==> flow/design.v <==
module p_datapath
	(clk, counter, data_ina, data_inb, data_rdy,key_ina, key_inb, cipher_out);
input clk, data_ina, data_inb;
input [1:0] data_rdy;
input [7:0] counter;
input [63:0] key_ina, key_inb;	
output [127:0] cipher_out;
wire [63:0] Xout_a, Xout_b, Yout_a, Yout_b;
data_share2 share_a(.clk(clk), .data_rdy(data_rdy), .counter(counter[0]), .data_in(data_ina), 
						 .key_in(key_ina), .X_out(Xout_a), .Y_out(Yout_a), .Y_in(Yout_b));				 
data_share2 share_b(.clk(clk), .data_rdy(data_rdy), .counter(counter[0]), .data_in(data_inb), 
						 .key_in(key_inb), .X_out(Xout_b), .Y_out(Yout_b), .Y_in(Yout_a));
wire [127:0] res1, res2;
reg sel1, sel2;
always @(*) begin
	if (134 <= counter) begin
		sel1 <= 1;
		sel2 <= 1;
	end
	else begin		
		sel1 <= 0;
		sel2 <= 0;
	end
end
quick_mux_128 SHARE_A_OUT_MUX_128( .in1({Xout_a, Yout_a}), .in2(128'd0), .out(res1), .sel(sel1) );
quick_mux_128 SHARE_B_OUT_MUX_128( .in1({Xout_b, Yout_b}), .in2(128'd0), .out(res2), .sel(sel2) );
assign cipher_out = res1 ^ res2;
endmodule  
module data_share2(clk, data_rdy, counter, data_in,key_in, X_out, Y_out, Y_in);
input clk, counter, data_in;
input [63:0] key_in;
input [1:0] data_rdy;	
input [63:0] Y_in;
output [63:0] X_out, Y_out;
reg [63:0] X, Y;
wire [63:0] XL1_1, XL2_1, XL8_1;
assign XL1_1 = {X[62:0], X[63]}; 
assign XL2_1 = {X[61:0], X[63:62]}; 
assign XL8_1 = {X[55:0], X[63:56]}; 
wire [63:0] YL1_1, YL8_2;
assign YL1_1 = {Y[62:0], Y[63]}; 
assign YL8_2 = {Y_in[55:0], Y_in[63:56]}; 
wire [63:0] sout1, sout2;
sub1 s1(Y, XL2_1, XL8_1, XL1_1, sout1);
sub1 s2(X, key_in, YL1_1, YL8_2, sout2);
always@(posedge clk)
begin
   if(data_rdy ==1) begin
		{X, Y} <= {data_in, X, Y[63:1]};
	end
	else if(data_rdy ==3) begin			
		if (counter == 1'b0) begin							
			X <= sout1 ;
			Y <= X;
		end
		else begin
			X <= sout2;
		end
	end
end
assign X_out = X;
assign Y_out = Y;
endmodule
module sub1(i1, i2, i3, i4, o1);
input [63:0] i1, i2, i3, i4;
output [63:0] o1;
wire [63:0] andout;
and4 a1(i3[3:0], i4[3:0], andout[3:0]);
and4 a2(i3[7:4], i4[7:4], andout[7:4]);
and4 a3(i3[11:8], i4[11:8], andout[11:8]);
and4 a4(i3[15:12], i4[15:12], andout[15:12]);
and4 a5(i3[19:16], i4[19:16], andout[19:16]);
and4 a6(i3[23:20], i4[23:20], andout[23:20]);
and4 a7(i3[27:24], i4[27:24], andout[27:24]);
and4 a8(i3[31:28], i4[31:28], andout[31:28]);
and4 a9(i3[35:32], i4[35:32], andout[35:32]);
and4 a10(i3[39:36], i4[39:36], andout[39:36]);
and4 a11(i3[43:40], i4[43:40], andout[43:40]);
and4 a12(i3[47:44], i4[47:44], andout[47:44]);
and4 a13(i3[51:48], i4[51:48], andout[51:48]);
and4 a14(i3[55:52], i4[55:52], andout[55:52]);
and4 a15(i3[59:56], i4[59:56], andout[59:56]);
and4 a16(i3[63:60], i4[63:60], andout[63:60]);
assign o1 = i1 ^ i2 ^ andout;
endmodule
module and4(a1, a2, andout);
input [3:0] a1,a2;
output [3:0] andout;
assign andout = a1 & a2;
endmodule
module quick_mux_128(in1, in2, out, sel);
input [127:0] in1,in2;
input sel;
output [127:0] out;
assign out = sel?(in1):in2;
endmodule	
`timescale 1ns / 1ps
module p_keysch10(clk, counter, data_in, data_rdy, key_out);
input clk, data_in;
input [1:0] data_rdy;
input [7:0] counter;
output [63:0] key_out;
reg [63:0] KX, KY;
localparam [0:67] Z = 68'b10101111011100000011010010011000101000010001111110010110110011101011;
localparam [63:0] c = 64'hfffffffffffffffc;
always@(posedge clk)
begin
	if(data_rdy == 2) begin
		{KX, KY} <= {data_in, KX, KY[63:1]};
	end
	else if(data_rdy == 3) begin
		if(counter[0] == 1'b1) begin
			KX <= c ^ Z[counter[7:1]] ^ KY ^ {KX[2:0],KX[63:3]} ^ {KX[3:0],KX[63:4]};
			KY <= KX;
		end
	end
end
assign key_out = KY ;
endmodule
`timescale 1ns / 1ps
module p_keysch11(clk, counter, data_in, data_rdy, key_out);
input clk, data_in;
input [1:0] data_rdy;
input [7:0] counter;
output [63:0] key_out;
reg [63:0] KX, KY;
always@(posedge clk)
begin
	if(data_rdy ==2) begin
		{KX, KY} <= {data_in, KX, KY[63:1]};
	end
	else if(data_rdy ==3) begin
		if(counter[0] == 1'b1) begin
			KX <= KY ^ {KX[2:0],KX[63:3]} ^ {KX[3:0],KX[63:4]};
			KY <= KX;
		end
	end
end
assign key_out = KY ;
endmodule
`timescale 1ns / 1ps
module simon2share(clk, data_ina, data_inb, data_rdy, cipher_out, Done);
input clk;
input data_ina, data_inb;
input [1:0] data_rdy;
output [127:0] cipher_out;
output reg Done;
reg [7:0] counter;
wire [63:0] keya, keyb;
always@(posedge clk)
begin
	if(data_rdy==0) begin
		counter <= 0;
	end
	else if(data_rdy ==3) begin			
		counter <= counter + 1;
	end
end
always @(posedge clk) begin
	if(data_rdy == 3 && (counter == 135))
		Done <= 1;			
	else
		Done <= 0;
end
p_datapath mydatapath(.clk(clk), .counter(counter), 
							 .data_ina(data_ina), .data_inb(data_inb),
							 .data_rdy(data_rdy), 
							 .key_ina(keya), .key_inb(keyb), 
							 .cipher_out(cipher_out));
p_keysch10 mykeysch_a(.clk(clk), .counter(counter), 
							 .data_in(data_ina), .data_rdy(data_rdy), .key_out(keya));
p_keysch11 mykeysch_b(.clk(clk), .counter(counter), 
							 .data_in(data_inb), .data_rdy(data_rdy), .key_out(keyb));						 
endmodule
# == Tool chain data of simon2share ==
# The steps from the RTL of simon2share to its reports follow in flow order.
# Line numbers count from 1 in the design file above.
# Library cell names are shortened.
# The mark -- stands for no value.
# setup
top,simon2share
clk_port,clk
cell_library,sky130hd
lib_corner,tt_025C_1v80

# == Word level ==
# Source: Yosys, flattened and elaborated, memories not mapped. Widths are those after wreduce. Registers that Yosys merges into a memory's read port (data or address) are not register bits. Print and check cells do not count. Equal cells are merged and count once.
# word_totals
regBits,521
in_bits,5
out_inout_bits,129
wordCells,132
# classes
n_addsub,2
cmp,1
equal,5
n_shift,1
n_mux,28
logic,78
n_reduce_logical,7
# op_table
op,count
2-to-1 mux 64 bit,24
bitwise XOR 64 bit,13
AND 4 bit,64
2-to-1 mux 128 bit,2
bitwise XOR 128 bit,1
variable part select 68 x 32 -> 1 bit with constant A,1
subtractor 7 x 7 -> 8 bit with constant A,1
adder 8 x 1 -> 8 bit with constant B,1
less-or-equal comparator 8 bit with constant A,1
== test 8 bit with constant B,1
nonzero test 2 bit,3
== test 2 bit with constant B,2
AND reduction 2 bit,2
== test 2 x 1 -> 1 bit with constant B,1
!= test 2 x 1 -> 1 bit with constant B,1
zero test 2 bit,1
2-to-1 mux 1 bit,2
logical AND 1 bit,1

# == Logic depth ==
# Longest topological path by Yosys (ltp), each cell counted once; first at word level (registers and memories cut), then after technology mapping (sequential cells cut; the memories' decode and read muxes count).
# logic_depth
depth_word,8
ABC_AREA,0
depth_mapped,11
mapped_depth_nobuf,7

# == Netlist ==
# The flow's flattened synthesis, as Yosys stat reports it; memories are mapped. The netlist is that of the ABC_AREA named above (0 if unset); the other value can give another one.
# Totals and module areas in this step are rounded.
# types
cell_type,count,area_total_um2
edfxtp_1,512,1.54E+04
xnor2_1,708,6.2E+03
nand2_1,843,3.16E+03
xor2_1,196,1.72E+03
mux2_2,128,1.44E+03
nor2_1,326,1.22E+03
o21ai_0,199,995.955
a21oi_1,191,955.917
clkbuf_1,250,938.4
dfxtp_1,9,180.173
buf_2,19,95.091
ha_1,4,50.048
buf_1,9,33.782
nand3_1,5,25.024
a32o_1,2,20.019
mux2i_1,2,20.019
nor2b_1,3,18.768
a311oi_1,2,17.517
# Not listed: further types 22, cells in them 31.
# synth_totals
cell_count,3439
area_um2,32700
seqArea_um2,15600
ff_cells,521
buf_cells,279
# By module: a second synthesis without flattening, with its own total; a netlist apart from the flattened one above.
# hier_totals
cells_unflattened,2656
hier_area_um2,39300
# Each row is one instance without its submodules.
# modules
module,instances,n_cells,area_um2,mod_seq_area_um2
data_share2,2,344,6350,3840
p_keysch11,1,337,7390,3840
p_keysch10,1,650,6690,3840
sub1,4,64,1520,0.0
quick_mux_128,2,142,1620,0.0
and4,64,4,25.0,0.0
p_datapath,1,132,1150,0.0
simon2share,1,53,462,180

# == Worst setup path after synthesis ==
# Source: OpenSTA report_checks on the synthesized netlist (no wires, ideal clock, input and output delay 20% of the period each), path of least setup slack; recovery checks are left aside. Register names are those of the netlist, which keeps one name where synthesis merged equal registers.
# synth_path
kind,input-to-reg
startpoint,input port data_rdy[1]
endpoint,register mykeysch_a.KX[0]
period_ps,5000
setup_ps,1262
launch_ps,1000
arrival_time_ps,19706
path_slack_ps,-15968
path_delay_ps,19968
stages,2
synth_period_reached_ps,20968
# "path_delay_ps" is the arrival time less input delay plus setup time.
# "stages" counts driving pins, that of a launching flip-flop among them; a cell with two outputs on the path counts twice.
# "synth_period_reached_ps" = period - worst setup slack (recovery checks aside). The figure is calculated, with input and output delays left at 20% of the set period.
# Between the ends stands the longest chain of elaborated cells between them, by number of cells; it is not shown to be the way that was timed. Of several equally long chains one is given.
# A line is the first line of the expression or statement that the cell stems from. Yosys adds cells for indexed reads and writes and turns some case tables into memories.
# The path ends at the enable pin of a flip-flop; only ways to that pin are counted.
# synth_between
cell_sequence,clkbuf_1 > a21boi_0
elab_chain_cells,3
cone_cells,5
classes_between,2 x eq/ne; 3 x reduce/logical
# synth_lines
element,line_no,source
from (decl),145,input [1:0] data_rdy;
== test 2 bit,111,else if(data_rdy == 3) begin
nonzero test 2 bit,--,
AND reduction 2 bit,--,
to (assign),113,"KX <= c ^ Z[counter[7:1]] ^ KY ^ {KX[2:0],KX[63:3]} ^ {KX[3:0],KX[63:4]};"
to (decl),103,"reg [63:0] KX, KY;"

# == Timing after layout ==
# Path of least setup slack in the final report of stored run 1 (OpenROAD, finished layout, wires in). Where an end is a register, its clock arrival counts in the times.
# The path's times are printed in steps of 10 ps; the period is the one set.
# layout_path
kind,reg-to-output
startpoint,register counter[3]
endpoint,output port cipher_out[96]
period_ps,4500
launch_ps,620
arrival_time_ps,3280
path_slack_ps,320
stages,7
# Between the ends stands the longest chain of elaborated cells between them, by number of cells; it is not shown to be the way that was timed. Of several equally long chains one is given.
# layout_between
cell_sequence,dfxtp_1 > nor4_1 > nand2_1 > nand2_4 > buf_12 > nor2_1 > clkdlybuf4s50_1
elab_chain_cells,4
cone_cells,5
classes_between,1 x compare; 3 x mux; 1 x logic
# layout_lines
element,line_no,source
from (decl),148,reg [7:0] counter;
from (assign),153,counter <= 0;
from (assign),156,counter <= counter + 1;
less-or-equal comparator 8 bit,16,if (134 <= counter) begin
2-to-1 mux 1 bit,16,
2-to-1 mux 128 bit,95,assign out = sel?(in1):in2;
bitwise XOR 128 bit,27,assign cipher_out = res1 ^ res2;
to (decl),146,output [127:0] cipher_out;

==> results <==
Stored flow runs of simon2share (4 of them; Yosys, OpenROAD, sky130hd). They differ in their settings and are not a sequence. Constraints: input delay and output delay 20% of the set period each, output load 0.01 pF.
"achieved_clock_period_ps" is the run's clock period less its worst setup slack. It is reckoned from that one timing run; input and output delays stay at 20% of the period that was set.
"power.total_uw" is the tool's figure for a default switching activity; nothing was simulated.
The results are shown rounded.

Stored run 1, flow files:
==> flow/run.sh <==
#!/bin/bash
# the make line also repeats the synthesis and layout settings of config.mk as NAME=value (left out here)
make -C /OpenROAD-flow-scripts/flow DESIGN_CONFIG=/design/flow/config.mk WORK_HOME=/design/flow/orfs CLKGATE_MAP_FILE= finish
==> flow/config.mk <==
export PLATFORM = sky130hd
export DESIGN_NAME = simon2share
export DESIGN_NICKNAME = simon2share
export VERILOG_FILES = /design/flow/design.v
export SDC_FILE = /design/flow/constraint.sdc
export NUM_CORES = 4
export LEC_CHECK = 0
export CAP_MARGIN = 20
export CORE_MARGIN = 2
export CORE_UTILIZATION = 19
export PLACE_DENSITY = 0.6
export SLEW_MARGIN = 20
==> flow/constraint.sdc <==
create_clock -name core_clock -period 4.5 [get_ports {clk}]
set_input_delay 0.9000 -clock core_clock [delete_from_list [all_inputs] [get_ports {clk}]]
set_output_delay 0.9000 -clock core_clock [all_outputs]
set_load 0.01 [all_outputs]

==> results of stored run 1, as CSV <==
result,value
yosys.chip_area_um2,32700
dieArea_um2,175000
finish.stdcell_area_um2,38100
setup_ws_ps,316
fin_tns_ps,0
holdWs_ps,612
power.total_uw,23000
achieved_clock_period_ps,4184

Stored run 2, flow files:
==> flow/run.sh <==
#!/bin/bash
# the make line also repeats the synthesis and layout settings of config.mk as NAME=value (left out here)
make -C /OpenROAD-flow-scripts/flow DESIGN_CONFIG=/design/flow/config.mk WORK_HOME=/design/flow/orfs CLKGATE_MAP_FILE= finish
==> flow/config.mk <==
export PLATFORM = sky130hd
export DESIGN_NAME = simon2share
export DESIGN_NICKNAME = simon2share
export VERILOG_FILES = /design/flow/design.v
export SDC_FILE = /design/flow/constraint.sdc
export NUM_CORES = 4
export LEC_CHECK = 0
export CAP_MARGIN = 25
export CELL_PAD_IN_SITES_DETAIL_PLACEMENT = 0
export CORE_ASPECT_RATIO = 1.97
export CORE_MARGIN = 7
export CORE_UTILIZATION = 40
export CTS_CLUSTER_SIZE = 100
export GPL_ROUTABILITY_DRIVEN = 0
export GPL_TIMING_DRIVEN = 0
export HOLD_SLACK_MARGIN = -0.07
export MAX_ROUTING_LAYER = met5
export PLACE_DENSITY = 0.6
export SLEW_MARGIN = 25
==> flow/constraint.sdc <==
create_clock -name core_clock -period 5.0 [get_ports {clk}]
set_input_delay 1.0000 -clock core_clock [delete_from_list [all_inputs] [get_ports {clk}]]
set_output_delay 1.0000 -clock core_clock [all_outputs]
set_load 0.01 [all_outputs]

==> results of stored run 2, as CSV <==
result,value
yosys.chip_area_um2,32700
dieArea_um2,90400
finish.stdcell_area_um2,37600
setup_ws_ps,266
fin_tns_ps,0
holdWs_ps,606
power.total_uw,20800
achieved_clock_period_ps,4734

Stored run 3, flow files:
==> flow/run.sh <==
#!/bin/bash
# the make line also repeats the synthesis and layout settings of config.mk as NAME=value (left out here)
make -C /OpenROAD-flow-scripts/flow DESIGN_CONFIG=/design/flow/config.mk WORK_HOME=/design/flow/orfs CLKGATE_MAP_FILE= finish
==> flow/config.mk <==
export PLATFORM = sky130hd
export DESIGN_NAME = simon2share
export DESIGN_NICKNAME = simon2share
export VERILOG_FILES = /design/flow/design.v
export SDC_FILE = /design/flow/constraint.sdc
export NUM_CORES = 4
export LEC_CHECK = 0
export CAP_MARGIN = 20
export CELL_PAD_IN_SITES_DETAIL_PLACEMENT = 0
export CORE_MARGIN = 8
export CORE_UTILIZATION = 40
export CTS_CLUSTER_SIZE = 100
export GPL_ROUTABILITY_DRIVEN = 0
export GPL_TIMING_DRIVEN = 0
export MAX_ROUTING_LAYER = met4
export PLACE_DENSITY = 0.6
export SLEW_MARGIN = 5
==> flow/constraint.sdc <==
create_clock -name core_clock -period 5.0 [get_ports {clk}]
set_input_delay 1.0000 -clock core_clock [delete_from_list [all_inputs] [get_ports {clk}]]
set_output_delay 1.0000 -clock core_clock [all_outputs]
set_load 0.01 [all_outputs]

==> results of stored run 3, as CSV <==
result,value
yosys.chip_area_um2,32700
dieArea_um2,91200
finish.stdcell_area_um2,37700
setup_ws_ps,240
fin_tns_ps,0
holdWs_ps,611
power.total_uw,21000
achieved_clock_period_ps,4760

Stored run 4, flow files:
==> flow/run.sh <==
#!/bin/bash
# the make line also repeats the synthesis and layout settings of config.mk as NAME=value (left out here)
make -C /OpenROAD-flow-scripts/flow DESIGN_CONFIG=/design/flow/config.mk WORK_HOME=/design/flow/orfs CLKGATE_MAP_FILE= finish
==> flow/config.mk <==
export PLATFORM = sky130hd
export DESIGN_NAME = simon2share
export DESIGN_NICKNAME = simon2share
export VERILOG_FILES = /design/flow/design.v
export SDC_FILE = /design/flow/constraint.sdc
export NUM_CORES = 4
export LEC_CHECK = 0
export CAP_MARGIN = 20
export CELL_PAD_IN_SITES_DETAIL_PLACEMENT = 1
export CORE_ASPECT_RATIO = 0.75
export CORE_MARGIN = 2
export CORE_UTILIZATION = 15
export CTS_CLUSTER_DIAMETER = 137
export GPL_ROUTABILITY_DRIVEN = 1
export GPL_TIMING_DRIVEN = 0
export PLACE_DENSITY_LB_ADDON = 0.24
export SETUP_SLACK_MARGIN = 0.82
export SLEW_MARGIN = 20
export TNS_END_PERCENT = 30
==> flow/constraint.sdc <==
create_clock -name core_clock -period 7.02 [get_ports {clk}]
set_input_delay 1.4040 -clock core_clock [delete_from_list [all_inputs] [get_ports {clk}]]
set_output_delay 1.4040 -clock core_clock [all_outputs]
set_load 0.01 [all_outputs]

==> results of stored run 4, as CSV <==
result,value
yosys.chip_area_um2,32700
dieArea_um2,222000
finish.stdcell_area_um2,40700
setup_ws_ps,1120
fin_tns_ps,0
holdWs_ps,609
power.total_uw,16000
achieved_clock_period_ps,5902
